==> flow/design.v <==
module module_alu (
    input [15:0] register_A,
    input [15:0] register_B,
	 input sendButton,
    input [2:0] opcode,
    output reg [15:0] result
);
    reg signed [15:0] operand_A;
    reg signed [15:0] operand_B;
    reg signed [31:0] result_c2;   
    parameter LOAD = 0, ADD = 1, ADDI = 2, SUB = 3, SUBI = 4, MUL = 5, CLEAR = 6, DISPLAY = 7;
    always @(*) begin
        result = 16'd0;
        operand_A = 16'd0;
        operand_B = 16'd0;
        result_c2 = 32'd0;
        if (opcode != LOAD && opcode != CLEAR && opcode != DISPLAY) begin
            operand_A = $signed(register_A);
            operand_B = $signed(register_B);
            case (opcode)
					 3'b001: result_c2 = operand_A + operand_B;   
					 3'b010: result_c2 = operand_A + operand_B;   
					 3'b011: result_c2 = operand_A - operand_B;   
					 3'b100: result_c2 = operand_A - operand_B;   
					 3'b101: result_c2 = operand_A * operand_B;   
					 default: result_c2 = result_c2;
				endcase
            if (result_c2 > 32767) begin
                result = 16'h7FFF;
            end else if (result_c2 < -32768) begin
                result = 16'h8000;
            end else begin
                result = result_c2[15:0];   
            end
        end
    end
endmodule
module memory (
    input wire clk,                 
    input wire reset,               
    input wire [3:0] read_reg1,     
    input wire [3:0] read_reg2,     
    input wire [3:0] write_reg,     
    input wire [15:0] write_data,   
    input wire reg_write_en,        
    output [15:0] read_data1,   
    output [15:0] read_data2    
);
    reg [15:0] registers [0:15];
    integer i;
	 assign read_data1 = registers[read_reg1];
	 assign read_data2 = registers[read_reg2];
    always @(posedge clk) begin
        if (reset) begin
            for (i = 0; i < 16; i = i + 1) begin
                registers[i] <= 16'b0;
            end
        end else if (reg_write_en) begin
            registers[write_reg] <= write_data;
        end
    end
endmodule
module lcd (
    input clk_50MHz,
    input reset_n,            
    input system_on,
    input display_enable,
    input [2:0] opcode_last,
    input [3:0] reg_number,
    input [15:0] reg_value,
    output reg [7:0] LCD_DATA,
    output reg LCD_RS,
    output reg LCD_EN,
    output LCD_RW,
    output wire LCD_ON
);
    assign LCD_RW = 1'b0;  
    assign LCD_ON = 1'b1;  
    localparam DELAY_15MS  = 750_000;     
    localparam DELAY_4_1MS = 205_000;     
    localparam DELAY_100US = 5_000;       
    localparam DELAY_40US  = 2_000;       
    localparam DELAY_2MS   = 100_000;     
    localparam [5:0]
        OFF = 0,
        POWER_ON = 1,
        WAIT_15MS = 2,
        FUNC_SET1 = 3,
        PULSE_EN = 4,
        WAIT_4_1MS = 5,
        FUNC_SET2 = 6,
        WAIT_100US1 = 7,
        FUNC_SET3 = 8,
        WAIT_100US2 = 9,
        FUNC_SET_FINAL = 10,
        WAIT_100US3 = 11,
        DISP_OFF = 12,
        WAIT_100US4 = 13,
        DISP_CLEAR = 14,
        WAIT_2MS = 15,
        ENTRY_MODE = 16,
        WAIT_100US5 = 17,
        DISP_ON = 18,
        IDLE = 20,
        SET_ADDR1 = 21,
        WAIT_ADDR1 = 22,
        WRITE_CHAR1 = 23,
        CHECK_LOOP1 = 24,
        SET_ADDR2 = 25,
        WAIT_ADDR2 = 26,
        WRITE_CHAR2 = 27,
        CHECK_LOOP2 = 28,
        CLEAR_SCREEN = 29;
    reg [5:0] state;
    reg [5:0] next_state_after_pulse;
    reg [19:0] delay_cnt;
    reg [4:0] char_index;
    reg [7:0] line1 [0:15];
    reg [7:0] line2 [0:15];
    reg write_pending;
    reg clear_pending;
    reg init_mode;
    reg lcd_ready;  
    wire signed [15:0] signed_value = reg_value;
    reg [15:0] abs_value;
    reg negative;
    reg [19:0] bcd;
    integer i, j;
    always @(*) begin
        negative = (signed_value < 0);
        if (signed_value == 16'sh8000)
            abs_value = 32768;
        else
            abs_value = negative ? -signed_value : signed_value;
        bcd = 0;
        for (i = 15; i >= 0; i = i - 1) begin
            if (bcd[3:0] >= 5) bcd[3:0] = bcd[3:0] + 3;
            if (bcd[7:4] >= 5) bcd[7:4] = bcd[7:4] + 3;
            if (bcd[11:8] >= 5) bcd[11:8] = bcd[11:8] + 3;
            if (bcd[15:12] >= 5) bcd[15:12] = bcd[15:12] + 3;
            if (bcd[19:16] >= 5) bcd[19:16] = bcd[19:16] + 3;
            bcd = {bcd[18:0], abs_value[i]};
        end
    end
    always @(posedge clk_50MHz) begin
        if (!reset_n) begin
            state <= OFF;
            LCD_EN <= 0;
            LCD_RS <= 0;
            LCD_DATA <= 0;
            write_pending <= 0;
            clear_pending <= 0;
            init_mode <= 0;
            lcd_ready <= 0;
            delay_cnt <= 0;
            char_index <= 0;
            for (j = 0; j < 16; j = j + 1) begin
                line1[j] <= " ";
                line2[j] <= " ";
            end
        end else begin
            if (!system_on) begin
                state <= OFF;
                LCD_EN <= 0;
                LCD_RS <= 0;
                LCD_DATA <= 0;
                lcd_ready <= 0;
                for (j = 0; j < 16; j = j + 1) begin
                    line1[j] <= " ";
                    line2[j] <= " ";
                end
            end else begin
                case (state)
                    OFF: begin
                        LCD_DATA <= 8'h00;
                        LCD_EN <= 0;
                        LCD_RS <= 0;
                        lcd_ready <= 0;
                        state <= POWER_ON;
                    end
                    POWER_ON: begin
                        init_mode <= 1;
                        delay_cnt <= 0;
                        state <= WAIT_15MS;
                    end
                    WAIT_15MS: begin
                        delay_cnt <= delay_cnt + 1;
                        if (delay_cnt >= DELAY_15MS) begin
                            delay_cnt <= 0;
                            state <= FUNC_SET1;
                        end
                    end
                    FUNC_SET1: begin
                        LCD_RS <= 0;
                        LCD_DATA <= 8'h30;
                        next_state_after_pulse <= WAIT_4_1MS;
                        state <= PULSE_EN;
                    end
                    WAIT_4_1MS: begin
                        delay_cnt <= delay_cnt + 1;
                        if (delay_cnt >= DELAY_4_1MS) begin
                            delay_cnt <= 0;
                            state <= FUNC_SET2;
                        end
                    end
                    FUNC_SET2: begin
                        LCD_RS <= 0;
                        LCD_DATA <= 8'h30;
                        next_state_after_pulse <= WAIT_100US1;
                        state <= PULSE_EN;
                    end
                    WAIT_100US1: begin
                        delay_cnt <= delay_cnt + 1;
                        if (delay_cnt >= DELAY_100US) begin
                            delay_cnt <= 0;
                            state <= FUNC_SET3;
                        end
                    end
                    FUNC_SET3: begin
                        LCD_RS <= 0;
                        LCD_DATA <= 8'h30;
                        next_state_after_pulse <= WAIT_100US2;
                        state <= PULSE_EN;
                    end
                    WAIT_100US2: begin
                        delay_cnt <= delay_cnt + 1;
                        if (delay_cnt >= DELAY_100US) begin
                            delay_cnt <= 0;
                            state <= FUNC_SET_FINAL;
                        end
                    end
                    FUNC_SET_FINAL: begin
                        LCD_RS <= 0;
                        LCD_DATA <= 8'h38;  
                        next_state_after_pulse <= WAIT_100US3;
                        state <= PULSE_EN;
                    end
                    WAIT_100US3: begin
                        delay_cnt <= delay_cnt + 1;
                        if (delay_cnt >= DELAY_100US) begin
                            delay_cnt <= 0;
                            state <= DISP_OFF;
                        end
                    end
                    DISP_OFF: begin
                        LCD_RS <= 0;
                        LCD_DATA <= 8'h08;
                        next_state_after_pulse <= WAIT_100US4;
                        state <= PULSE_EN;
                    end
                    WAIT_100US4: begin
                        delay_cnt <= delay_cnt + 1;
                        if (delay_cnt >= DELAY_100US) begin
                            delay_cnt <= 0;
                            state <= DISP_CLEAR;
                        end
                    end
                    DISP_CLEAR: begin
                        LCD_RS <= 0;
                        LCD_DATA <= 8'h01;  
                        next_state_after_pulse <= WAIT_2MS;
                        state <= PULSE_EN;
                    end
                    WAIT_2MS: begin
                        delay_cnt <= delay_cnt + 1;
                        if (delay_cnt >= DELAY_2MS) begin
                            delay_cnt <= 0;
                            if (init_mode)
                                state <= ENTRY_MODE;
                            else begin
                                state <= IDLE;
                                clear_pending <= 0;
                            end
                        end
                    end
                    ENTRY_MODE: begin
                        LCD_RS <= 0;
                        LCD_DATA <= 8'h06;  
                        next_state_after_pulse <= WAIT_100US5;
                        state <= PULSE_EN;
                    end
                    WAIT_100US5: begin
                        delay_cnt <= delay_cnt + 1;
                        if (delay_cnt >= DELAY_100US) begin
                            delay_cnt <= 0;
                            state <= DISP_ON;
                        end
                    end
                    DISP_ON: begin
                        LCD_RS <= 0;
                        LCD_DATA <= 8'h0C;  
                        next_state_after_pulse <= IDLE;
                        state <= PULSE_EN;
                    end
                    IDLE: begin
                        init_mode <= 0;
                        lcd_ready <= 1;   
                        LCD_EN <= 0;
                        if (display_enable && lcd_ready) begin
                            for (j = 0; j < 16; j = j + 1) begin
                                line1[j] <= " ";
                                line2[j] <= " ";
                            end
                            case (opcode_last)
                                3'b000: begin 
                                    line1[0] <= "L"; line1[1] <= "O"; line1[2] <= "A"; line1[3] <= "D"; 
                                end
                                3'b001: begin 
                                    line1[0] <= "A"; line1[1] <= "D"; line1[2] <= "D"; 
                                end
                                3'b010: begin 
                                    line1[0] <= "A"; line1[1] <= "D"; line1[2] <= "D"; line1[3] <= "I"; 
                                end
                                3'b011: begin 
                                    line1[0] <= "S"; line1[1] <= "U"; line1[2] <= "B"; 
                                end
                                3'b100: begin 
                                    line1[0] <= "S"; line1[1] <= "U"; line1[2] <= "B"; line1[3] <= "I"; 
                                end
                                3'b101: begin 
                                    line1[0] <= "M"; line1[1] <= "U"; line1[2] <= "L"; 
                                end
                                3'b110: begin
                                    line1[0] <= "C"; line1[1] <= "L"; line1[2] <= "E";
                                    line1[3] <= "A"; line1[4] <= "R";
                                end
                                3'b111: begin 
                                    line1[0] <= "D"; line1[1] <= "P"; line1[2] <= "L"; 
                                end
                                default: begin 
                                end
                            endcase
                            if (opcode_last == 3'b110) begin
                                clear_pending <= 0;
                            end else begin
                                line2[0] <= "[";
										  line2[1] <= 8'h30 + reg_number[3];
                                line2[2] <= 8'h30 + reg_number[2];
                                line2[3] <= 8'h30 + reg_number[1];
                                line2[4] <= 8'h30 + reg_number[0];
                                line2[5] <= "]";
                                line2[10] <= negative ? "-" : "+";
                                line2[11] <= (bcd[19:16] == 0) ? " " : 8'h30 + bcd[19:16];
                                line2[12] <= (bcd[15:12] == 0 && bcd[19:16] == 0) ? " " : 8'h30 + bcd[15:12];
                                line2[13] <= 8'h30 + bcd[11:8];
                                line2[14] <= 8'h30 + bcd[7:4];
                                line2[15] <= 8'h30 + bcd[3:0];
                                clear_pending <= 0;
                            end
                            write_pending <= 1;
                            lcd_ready <= 0;   
                            state <= IDLE;    
                        end else if (write_pending) begin
                            if (clear_pending) begin
                                state <= CLEAR_SCREEN;
                                write_pending <= 0;
                            end else begin
                                char_index <= 0;
                                state <= SET_ADDR1;
                            end
                        end
                    end
                    SET_ADDR1: begin
                        LCD_RS <= 0;
                        LCD_DATA <= 8'h80;   
                        next_state_after_pulse <= WAIT_ADDR1;
                        state <= PULSE_EN;
                    end
                    WAIT_ADDR1: begin
                        delay_cnt <= delay_cnt + 1;
                        if (delay_cnt >= DELAY_40US) begin
                            delay_cnt <= 0;
                            state <= WRITE_CHAR1;
                        end
                    end
                    WRITE_CHAR1: begin
                        LCD_RS <= 1;
                        LCD_DATA <= line1[char_index];
                        next_state_after_pulse <= CHECK_LOOP1;
                        state <= PULSE_EN;
                    end
                    CHECK_LOOP1: begin
                        delay_cnt <= delay_cnt + 1;
                        if (delay_cnt >= DELAY_40US) begin
                            delay_cnt <= 0;
                            if (char_index == 15) begin
                                char_index <= 0;
                                state <= SET_ADDR2;
                            end else begin
                                char_index <= char_index + 1;
                                state <= WRITE_CHAR1;
                            end
                        end
                    end
                    SET_ADDR2: begin
                        LCD_RS <= 0;
                        LCD_DATA <= 8'hC0;  
                        next_state_after_pulse <= WAIT_ADDR2;
                        state <= PULSE_EN;
                    end
                    WAIT_ADDR2: begin
                        delay_cnt <= delay_cnt + 1;
                        if (delay_cnt >= DELAY_40US) begin
                            delay_cnt <= 0;
                            state <= WRITE_CHAR2;
                        end
                    end
                    WRITE_CHAR2: begin
                        LCD_RS <= 1;
                        LCD_DATA <= line2[char_index];
                        next_state_after_pulse <= CHECK_LOOP2;
                        state <= PULSE_EN;
                    end
                    CHECK_LOOP2: begin
                        delay_cnt <= delay_cnt + 1;
                        if (delay_cnt >= DELAY_40US) begin
                            delay_cnt <= 0;
                            if (char_index == 15) begin
                                char_index <= 0;
                                write_pending <= 0;
                                state <= IDLE;
                            end else begin
                                char_index <= char_index + 1;
                                state <= WRITE_CHAR2;
                            end
                        end
                    end
                    CLEAR_SCREEN: begin
                        LCD_RS <= 0;
                        LCD_DATA <= 8'h01;
                        next_state_after_pulse <= WAIT_2MS;
                        state <= PULSE_EN;
                    end
                    PULSE_EN: begin
                        if (delay_cnt == 0) begin
                            LCD_EN <= 1;
                        end
                        delay_cnt <= delay_cnt + 1;
                        if (delay_cnt >= DELAY_40US) begin
                            LCD_EN <= 0;
                            delay_cnt <= 0;
                            state <= next_state_after_pulse;
                        end
                    end
                    default: begin
                        state <= OFF;
                    end
                endcase
            end
        end
    end
endmodule
module module_mini_cpu(
    input clk,               
    input rst,               
    input power,             
    input send,              
    input [17:0] switches,   
    output wire [7:0] data,  
    output wire rs,          
    output wire rw,          
    output wire en,          
    output wire lcd_on,      
    output wire lcd_blon     
);
    localparam OFF        = 3'd0;
    localparam IDLE       = 3'd1;
    localparam FETCH      = 3'd2;
    localparam DECODE     = 3'd3;
    localparam EXECUTE    = 3'd4;
    localparam UPDATE_LCD = 3'd5;
    reg [2:0] state;
    reg system_on;
    reg prev_power;
    reg prev_send;
    reg [2:0] opcode;
    reg [3:0] dest_reg;
    reg [3:0] src1_reg;
    reg [3:0] src2_reg;
    reg [15:0] immediate;
    reg use_immediate;
    reg is_load;
    wire [15:0] mem_read_data1;
    wire [15:0] mem_read_data2;
    reg [3:0] mem_read_addr1;
    reg [3:0] mem_read_addr2;
    reg [3:0] mem_write_addr;
    reg [15:0] mem_write_data;
    reg mem_write_en;
    reg mem_reset;
    wire [15:0] alu_result;
    wire [15:0] alu_in_A;
    wire [15:0] alu_in_B;
    assign alu_in_A = mem_read_data1;
    assign alu_in_B = (use_immediate) ? immediate : mem_read_data2;
    reg lcd_update_en;
    wire [15:0] lcd_reg_value;
    memory mem_inst (
        .clk(clk),
        .reset(mem_reset),
        .read_reg1(mem_read_addr1),
        .read_reg2(mem_read_addr2),
        .write_reg(mem_write_addr),
        .write_data(mem_write_data),
        .reg_write_en(mem_write_en),
        .read_data1(mem_read_data1),
        .read_data2(mem_read_data2)
    );
    module_alu alu_inst (
        .register_A(alu_in_A),
        .register_B(alu_in_B),
		  .sendButton(send),
        .opcode(opcode),
        .result(alu_result)
    );
    lcd lcd_inst (
        .clk_50MHz(clk),
        .reset_n(system_on & ~rst),     
        .system_on(system_on),
        .display_enable(lcd_update_en),
        .opcode_last(opcode),
        .reg_number(src1_reg),  
        .reg_value(lcd_reg_value),
        .LCD_DATA(data),
        .LCD_RS(rs),
        .LCD_EN(en),
        .LCD_RW(rw),
        .LCD_ON(lcd_on) 
    );
    assign lcd_reg_value = (opcode == 3'b111) ? mem_read_data1 : mem_write_data;
    assign lcd_blon = 1'b0;
    always @(posedge clk) begin
      if (rst) begin
        state <= OFF;
        system_on <= 0;
        prev_power <= 1;
        prev_send <= 1;
        mem_read_addr1 <= 0;
        mem_read_addr2 <= 0;
        mem_write_addr <= 0;
        mem_write_data <= 0;
        mem_write_en <= 0;
        mem_reset <= 0;
        lcd_update_en <= 0;
      end else begin
        prev_power <= power;
        prev_send <= send;
        if (power && !prev_power) begin
            system_on <= ~system_on;
            if (system_on) begin
                state <= OFF;
                mem_reset <= 1;
            end else begin      
                state <= IDLE;
                mem_reset <= 1;  
            end
        end
        if (system_on) begin
            if (mem_reset) begin
                mem_reset <= 0;
            end
            case (state)
                OFF: begin
                    mem_write_en <= 0;
                    lcd_update_en <= 0;
                end
                IDLE: begin
                    mem_write_en <= 0;
                    lcd_update_en <= 0;
                    if (send && !prev_send) begin
                        state <= FETCH;
                    end
                end
                FETCH: begin
                    state <= DECODE;
                end
                DECODE: begin
                    if (switches[17:15] == 3'b010 || switches[17:15] == 3'b100 || switches[17:15] == 3'b101) begin 
                        opcode <= switches[17:15];
                        dest_reg <= switches[14:11];
                        src1_reg <= switches[10:7];
                        immediate <= switches[6] ? -{10'd0, switches[5:0]} : {10'd0, switches[5:0]};
                        use_immediate <= 1;
                        is_load <= 0;
                        mem_read_addr1 <= switches[10:7];
                        mem_read_addr2 <= 4'b0;  
                    end
                    else if (switches[17:15] == 3'b001 || switches[17:15] == 3'b011) begin 
                        opcode <= switches[17:15];
                        dest_reg <= switches[14:11];
                        src1_reg <= switches[10:7];
                        src2_reg <= switches[6:3];
                        use_immediate <= 0;
                        is_load <= 0;
                        mem_read_addr1 <= switches[10:7];
                        mem_read_addr2 <= switches[6:3];
                    end
                    else if (switches[17:15] == 3'b000) begin 
                        opcode <= 3'b000;
                        dest_reg <= switches[14:11];
                        immediate <= switches[10] ? -{10'd0, switches[9:4]} : {10'd0, switches[9:4]};
                        use_immediate <= 1;
                        is_load <= 1;
                    end
                    else begin 
                        if (switches[17:15] == 3'b111) begin  
                            opcode <= 3'b111;
                            src1_reg <= switches[14:11];  
                            mem_read_addr1 <= switches[14:11];  
                            use_immediate <= 0;
                            is_load <= 0;
                        end else begin  
                            opcode <= 3'b110;
                            mem_reset <= 1;
                            use_immediate <= 0;
                            is_load <= 0;
                        end
                    end
                    state <= EXECUTE;
                end
                EXECUTE: begin
                    if (opcode == 3'b110) begin
                        mem_reset <= 0;
                    end
                    if (opcode != 3'b111 && opcode != 3'b110) begin
                        mem_write_en <= 1;
                        mem_write_addr <= dest_reg;
                        if (is_load) mem_write_data <= immediate;
                        else mem_write_data <= alu_result;
                    end
                    state <= UPDATE_LCD;
                end
                UPDATE_LCD: begin
                    mem_write_en <= 0;
                    if (opcode != 3'b111) src1_reg <= dest_reg;
                    lcd_update_en <= 1;
                    state <= IDLE;
                end
                default: state <= IDLE;
            endcase
        end
      end
    end
endmodule
Memo
Re: synthesis data of module_mini_cpu

* From RTL to reports: module_mini_cpu
Each step is given for the RTL above and for the edited RTL.
Lines under "original" count in the file above, lines under "edited" in the edited file.
"change" is "edited" less "original", of the values as shown; "relative change" is that difference over "original", in percent.
Operators: Yosys type, input widths -> output width; for muxes data width and select width s.
Library cell names are shortened.
A cell with n/a has no value.
- Top :: module_mini_cpu
- Clock port :: clk
- Library :: sky130hd
- Library corner :: tt_025C_1v80

* Diff
The edit as a unified diff against the file above.
The edit is scripted, without regard to the design's behaviour, which it may alter; it was not made to optimise anything.
#+begin_src diff
@@ -50,5 +50,7 @@
     integer i;
 	 assign read_data1 = registers[read_reg1];
-	 assign read_data2 = registers[read_reg2];
+	 reg [15:0] read_data2_s1;
+	 always @(posedge clk) read_data2_s1 <= registers[read_reg2];
+	 assign read_data2 = read_data2_s1;
     always @(posedge clk) begin
         if (reset) begin
#+end_src

* Word-level counts
Source: Yosys, flattened and elaborated. Widths are those after wreduce. Print and check cells do not count.
Yosys's memory passes give these memory sizes; they may raise the number of words (mostly to a power of two), join words into wider ones and drop unused or constant bits.
** Storage and ports
- bits in registers :: original 253, edited 253, change 0, relative change 0.00%
- memory bits (writable) :: original 256, edited 256, change 0, relative change 0.00%
- memory cells :: original 1, edited 1, change 0, relative change 0.00%
- output and inout bits :: original 13, edited 13, change 0, relative change 0.00%
- word-level cells :: original 570, edited 568, change -2, relative change -0.35%
** Cells by class
- add/subtract/negate cells :: original 81, edited 81, change 0, relative change 0.00%
- multipliers :: original 1, edited 1, change 0, relative change 0.00%
- $lt $le $gt $ge :: original 73, edited 73, change 0, relative change 0.00%
- eq/ne operators :: original 93, edited 93, change 0, relative change 0.00%
- multiplexer cells :: original 198, edited 196, change -2, relative change -1.01%
- bitwise logic cells :: original 3, edited 3, change 0, relative change 0.00%
- reductions and logical operators :: original 75, edited 75, change 0, relative change 0.00%
** Operators with widths
- $mux 4 :: original 73, edited 71, change -2, relative change -2.74%
- $ge 4x3->1 const B :: original 60, edited 60, change 0, relative change 0.00%
- $add 4x2->4 const B :: original 50, edited 50, change 0, relative change 0.00%
- $mux 1 :: original 27, edited 27, change 0, relative change 0.00%
- $mux 3 :: original 19, edited 19, change 0, relative change 0.00%
- $ne 2x1->1 const B :: original 18, edited 18, change 0, relative change 0.00%
- $mux 16 :: original 15, edited 15, change 0, relative change 0.00%
- $mux 6 :: original 15, edited 15, change 0, relative change 0.00%
- $eq 6x5->1 const B :: original 13, edited 13, change 0, relative change 0.00%
- $mux 8 :: original 12, edited 12, change 0, relative change 0.00%
- $reduce_bool 2->1 :: original 11, edited 11, change 0, relative change 0.00%
- $add 3x2->3 const B :: original 10, edited 10, change 0, relative change 0.00%
- $eq 3x3->1 const B :: original 9, edited 9, change 0, relative change 0.00%
- $pmux 1 s2 :: original 9, edited 9, change 0, relative change 0.00%
- $reduce_or 2->1 :: original 9, edited 9, change 0, relative change 0.00%
- $eq 4x4->1 const B :: original 8, edited 8, change 0, relative change 0.00%
- $eq 6x4->1 const B :: original 8, edited 8, change 0, relative change 0.00%
- $logic_and 1x1->1 :: original 7, edited 7, change 0, relative change 0.00%
- $eq 3x2->1 const B :: original 6, edited 6, change 0, relative change 0.00%
- $reduce_and 2->1 :: original 6, edited 6, change 0, relative change 0.00%
- $add 1x2->3 const B :: original 5, edited 5, change 0, relative change 0.00%
- $add 6x4->7 const A :: original 5, edited 5, change 0, relative change 0.00%
- $ge 1x3->1 const B :: original 5, edited 5, change 0, relative change 0.00%
- $mux 20 :: original 5, edited 5, change 0, relative change 0.00%
- $mux 5 :: original 5, edited 5, change 0, relative change 0.00%
- $ne 2x2->1 const B :: original 5, edited 5, change 0, relative change 0.00%
- $reduce_and 3->1 :: original 5, edited 5, change 0, relative change 0.00%
- $add 6x1->7 const A :: original 4, edited 4, change 0, relative change 0.00%
Not every row of either side is listed.

* Longest topological paths
Yosys ltp: most cells in a row. Word level: on the elaborated netlist, between registers, memories and ports. Mapped: between sequential cells and ports; inverters and the memories' decode and read muxes count.
** Logic depth
- depth after elaboration :: original 39, edited 39, change 0, relative change 0.00%
- ABC_AREA :: original 0, edited 0
- gate-level depth with buffers :: original 86, edited 74, change -12, relative change -13.95%
- gate-level depth less buffers :: original 82, edited 69, change -13, relative change -15.85%

* Netlist
The flow's flattened synthesis, as Yosys stat reports it; memories are mapped. The netlist is that of the ABC_AREA named above (0 if unset); the other value can give another one.
** Synthesis totals
- cell count :: original 4093, edited 4119, change +26, relative change +0.64%
- mapped area (mm²) :: original 0.0388247, edited 0.0394991, change +0.0006744, relative change +1.74%
- sequential area (mm²) :: original 0.011441, edited 0.0116812, change +0.0002402, relative change +2.10%
- mapped flip-flops :: original 429, edited 441, change +12, relative change +2.80%
- buffer cells :: original 224, edited 225, change +1, relative change +0.45%
** Cells by type
- nor3_1 :: original 49, edited 80, change +31, relative change +63.27%
- nand2_1 :: original 390, edited 367, change -23, relative change -5.90%
- nor2_1 :: original 387, edited 364, change -23, relative change -5.94%
- mux2_2 :: original 53, edited 31, change -22, relative change -41.51%
- a21oi_1 :: original 213, edited 233, change +20, relative change +9.39%
- nand4_1 :: original 23, edited 8, change -15, relative change -65.22%
- xnor2_1 :: original 58, edited 45, change -13, relative change -22.41%
- a221oi_1 :: original 26, edited 13, change -13, relative change -50.00%
- dfxtp_1 :: original 144, edited 156, change +12, relative change +8.33%
- xor2_1 :: original 21, edited 11, change -10, relative change -47.62%
- or3_1 :: original 18, edited 28, change +10, relative change +55.56%
- a21o_1 :: original 28, edited 20, change -8, relative change -28.57%
- o22ai_1 :: original 26, edited 34, change +8, relative change +30.77%
- a22oi_1 :: original 21, edited 29, change +8, relative change +38.10%
- nor3b_1 :: original 13, edited 21, change +8, relative change +61.54%
- nand3b_1 :: original 11, edited 4, change -7, relative change -63.64%
- o2111ai_1 :: original 10, edited 3, change -7, relative change -70.00%
- a211o_1 :: original 12, edited 6, change -6, relative change -50.00%
Not every row of either side is listed.
By module: a second synthesis without flattening, with its own total; a netlist apart from the flattened one above.
** Second synthesis, totals
- cells (unflattened synthesis) :: original 4225, edited 4244, change +19, relative change +0.45%
- area total of the unflattened synthesis (mm²) :: original 0.0402649, edited 0.0406803, change +0.0004154, relative change +1.03%
Rows give one instance, submodules left out.
** Modules, original
- memory :: instances 1, cells 859, area 0.0134141 mm², sequential area 0.0076874 mm²
- module_alu :: instances 1, cells 1501, area 0.0124394 mm², sequential area 0 mm²
- lcd :: instances 1, cells 1525, area 0.0110043 mm², sequential area 0.002072 mm²
- module_mini_cpu :: instances 1, cells 340, area 0.003407 mm², sequential area 0.0015215 mm²
** Modules, edited
- memory :: instances 1, cells 875, area 0.0137344 mm², sequential area 0.0080077 mm²
- module_alu :: instances 1, cells 1504, area 0.0125345 mm², sequential area 0 mm²
- lcd :: instances 1, cells 1525, area 0.0110043 mm², sequential area 0.002072 mm²
- module_mini_cpu :: instances 1, cells 340, area 0.003407 mm², sequential area 0.0015215 mm²

* Worst setup path after synthesis
OpenSTA on the mapped netlist: ideal clock, no wires. The path of least setup slack (recovery checks aside). Input and output delay are each 20% of the period. Register names are those of the netlist, which keeps one name where synthesis merged equal registers.
** Timing path post-synthesis
- kind :: original reg-to-reg, edited reg-to-reg
- start point :: original register (no name shown), edited register (no name shown)
- end point :: original register lcd_inst.line2[15][2], edited register lcd_inst.line2[11][4]
- period (ns) :: original 20.0, edited 20.0, change 0.0, relative change 0.00%
- setup time (ns) :: original 0.117, edited 0.125, change +0.008
- time at the first pin (ns) :: original 0.000, edited 0.000, change 0.000
- arrival time (ns) :: original 14.908, edited 14.502, change -0.406, relative change -2.72%
- required time (ns) :: original 19.883, edited 19.875, change -0.008, relative change -0.04%
- path slack (ns) :: original 4.975, edited 5.373, change +0.398
- delay of the path (ns) :: original 15.025, edited 14.627, change -0.398, relative change -2.65%
- stages :: original 83, edited 73, change -10, relative change -12.05%
- buffers on the path :: original 4, edited 6, change +2, relative change +50.00%
- synthesis period reached (ns) :: original 15.025, edited 14.627, change -0.398, relative change -2.65%
"delay of the path" = arrival - input delay + setup time.
"stages": output pins that drive a net of the path, with the launching flip-flop's if there is one; two outputs of one cell count as two.
"synthesis period reached" = period - worst setup slack (recovery checks aside). The figure is calculated, with input and output delays left at 20% of the set period.
At most two assigning lines are given for a register; there are more.
Between the ends, post-synthesis, original:
- Path through :: dfxtp_1 > buf_2 > buf_2 > buf_1 > mux4_2 > mux2_2 > o21ai_1 > nor2_1 > a21oi_1 > ha_1 > inv_1 > a311oi_1 > nor4b_2 > a22oi_1 > a211oi_4 > ha_1 > inv_1 > ha_1 > (+47 left out) > nor3_1 > a211o_1 > a2bb2oi_1 > clkbuf_1 > nand2b_1 > a21oi_1 > xnor2_1 > ha_1 > nand2b_1 > nand2_1 > a21oi_1 > nor3_1 > xnor2_1 > ha_1 > nand2b_1 > a21boi_0 > mux2i_1 > a22o_1
** Ends and longest elaborated chain, post-synthesis, original
- end: assignment :: line 159 : line2[j] <= " ";
- end: assignment :: line 170 : line2[j] <= " ";
- end: declaration :: line 119 : reg [7:0] line2 [0:15];
original: Chain of elaborated cells between the ends: none given.
Between the ends, post-synthesis, edited:
- Path through :: dfxtp_1 > buf_2 > buf_4 > buf_2 > buf_1 > nand3_1 > a41o_1 > nor2_1 > ha_1 > inv_1 > or4b_1 > nor4_4 > a21oi_1 > nor3_1 > ha_1 > inv_1 > ha_1 > o21bai_1 > (+37 left out) > ha_1 > a21oi_1 > xor3_1 > inv_1 > ha_1 > a211oi_1 > or3_1 > a21boi_1 > xnor2_1 > inv_1 > ha_1 > inv_1 > ha_1 > a21oi_1 > mux2i_1 > nand3_1 > a211oi_1 > o21ai_1
** Ends and longest elaborated chain, post-synthesis, edited
- end: assignment :: line 161 : line2[j] <= " ";
- end: assignment :: line 172 : line2[j] <= " ";
- end: declaration :: line 121 : reg [7:0] line2 [0:15];
edited: Chain of elaborated cells between the ends: none given.

* Timing after layout
Path of least setup slack in the final report of the runs of pair A (OpenROAD, finished layout, wires in). Where an end is a register, its clock arrival counts in the times.
** Timing path post-layout
- kind :: original reg-to-reg, edited reg-to-reg
- start point :: original register (no name shown), edited register (no name shown)
- end point :: original register lcd_inst.line2[15][2], edited register lcd_inst.line2[11][4]
- period (ns) :: original 20.0, edited 20.0, change 0.0, relative change 0.00%
- setup time (ns) :: original 0.05, edited 0.12, change +0.07
- time at the first pin (ns) :: original 0.62, edited 0.60, change -0.02, relative change -3.23%
- arrival time (ns) :: original 18.21, edited 18.62, change +0.41, relative change +2.25%
- required time (ns) :: original 20.55, edited 20.46, change -0.09, relative change -0.44%
- path slack (ns) :: original 2.34, edited 1.84, change -0.50
- stages :: original 83, edited 70, change -13, relative change -15.66%
- buffers on the path :: original 2, edited 1, change -1, relative change -50.00%
At most two assigning lines are given for a register; there are more.
Between the ends, post-layout, original:
- Path through :: dfxtp_2 > buf_4 > mux4_2 > mux2i_1 > nand2_1 > o21ai_1 > buf_4 > nor2_1 > a21oi_1 > ha_1 > inv_1 > a311oi_1 > nor4b_2 > a31oi_1 > xnor2_1 > inv_1 > ha_1 > inv_1 > (+47 left out) > ha_1 > nor3_1 > a211o_1 > a2bb2oi_1 > nand2b_1 > a21oi_1 > xnor2_1 > ha_1 > nand2b_1 > nand2_1 > a21oi_1 > nor3_1 > xnor2_1 > ha_1 > nand2b_1 > a21boi_0 > mux2i_1 > a22o_1
** Ends and longest elaborated chain, post-layout, original
- end: assignment :: line 159 : line2[j] <= " ";
- end: assignment :: line 170 : line2[j] <= " ";
- end: declaration :: line 119 : reg [7:0] line2 [0:15];
original: Chain of elaborated cells between the ends: none given.
Between the ends, post-layout, edited:
- Path through :: dfxtp_2 > buf_4 > nor2b_1 > a22oi_1 > a32oi_1 > and2_1 > ha_1 > inv_1 > or4b_1 > nor4_4 > a21oi_1 > nor3_1 > ha_1 > inv_1 > ha_1 > o21bai_1 > o22ai_2 > ha_1 > (+34 left out) > ha_1 > a21oi_1 > xor3_1 > inv_1 > ha_1 > o21ai_0 > mux2i_1 > a21boi_1 > xnor2_1 > inv_1 > ha_1 > inv_1 > ha_1 > a21oi_1 > mux2i_1 > nand3_1 > a211oi_1 > o21ai_1
** Ends and longest elaborated chain, post-layout, edited
- end: assignment :: line 161 : line2[j] <= " ";
- end: assignment :: line 172 : line2[j] <= " ";
- end: declaration :: line 121 : reg [7:0] line2 [0:15];
edited: Chain of elaborated cells between the ends: none given.

* Layout results
Runs of the flow (Yosys, OpenROAD) on both versions; the two runs of a pair have the same settings. The constraints put input and output delay at 20% of the set period each and load the outputs with 0.01 pF.
Flow settings, pair A:
- CORE_UTILIZATION :: 40
- PLACE_DENSITY :: 0.6
- period_ns :: 20.0
- CAP_MARGIN :: 20
- CORE_MARGIN :: 2
- SLEW_MARGIN :: 20
** Results, pair A
- synthesis area (mm²) :: original 0.0388247, edited 0.0394991, change +0.0006744, relative change +1.74%
- die size (mm²) :: original 0.0995686, edited 0.101277, change +0.0017084, relative change +1.72%
- standard-cell area after layout (mm²) :: original 0.041919, edited 0.0427085, change +0.0007895, relative change +1.88%
- post-layout utilization (%) :: original 43.5, edited 43.5, change 0.0
- smallest setup slack (ns) :: original 2.341, edited 1.844, change -0.497
- sum of negative setup slack (ns) :: original 0.000, edited 0.000, change 0.000
- worst hold slack in the final report (ns) :: original 0.447, edited 0.444, change -0.003
- total design power (W) :: original 0.003116, edited 0.003206, change +0.000090, relative change +2.89%
- achieved period (ns) :: original 17.659, edited 18.156, change +0.497, relative change +2.81%
Flow settings, pair B:
- CELL_PAD_IN_SITES_GLOBAL_PLACEMENT :: 2
- CORE_ASPECT_RATIO :: 0.62
- CORE_UTILIZATION :: 26
- GPL_ROUTABILITY_DRIVEN :: 1
- PLACE_DENSITY_LB_ADDON :: 0.25
- SETUP_SLACK_MARGIN :: 1.4
- TNS_END_PERCENT :: 25
- period_ns :: 10.0
- CAP_MARGIN :: 20
- CORE_MARGIN :: 2
- SLEW_MARGIN :: 20
** Results, pair B
- synthesis area (mm²) :: original 0.0388247, edited 0.0394991, change +0.0006744, relative change +1.74%
- die size (mm²) :: original 0.15252, edited 0.155143, change +0.002623, relative change +1.72%
- standard-cell area after layout (mm²) :: original 0.0504008, edited 0.0511453, change +0.0007445, relative change +1.48%
- post-layout utilization (%) :: original 34.0, edited 34.0, change 0.0
- smallest setup slack (ns) :: original -3.552, edited -2.310, change +1.242
- sum of negative setup slack (ns) :: original -70.624, edited -45.408, change +25.216
- worst hold slack in the final report (ns) :: original 0.445, edited 0.441, change -0.004
- total design power (W) :: original 0.00774, edited 0.007691, change -0.000049, relative change -0.63%
- achieved period (ns) :: original 13.552, edited 12.310, change -1.242, relative change -9.16%
"achieved period": clock period set for the run, less the worst setup slack. It is reckoned from that one timing run; input and output delays stay at 20% of the period that was set.
"total design power" is the tool's figure for a default switching activity; nothing was simulated.
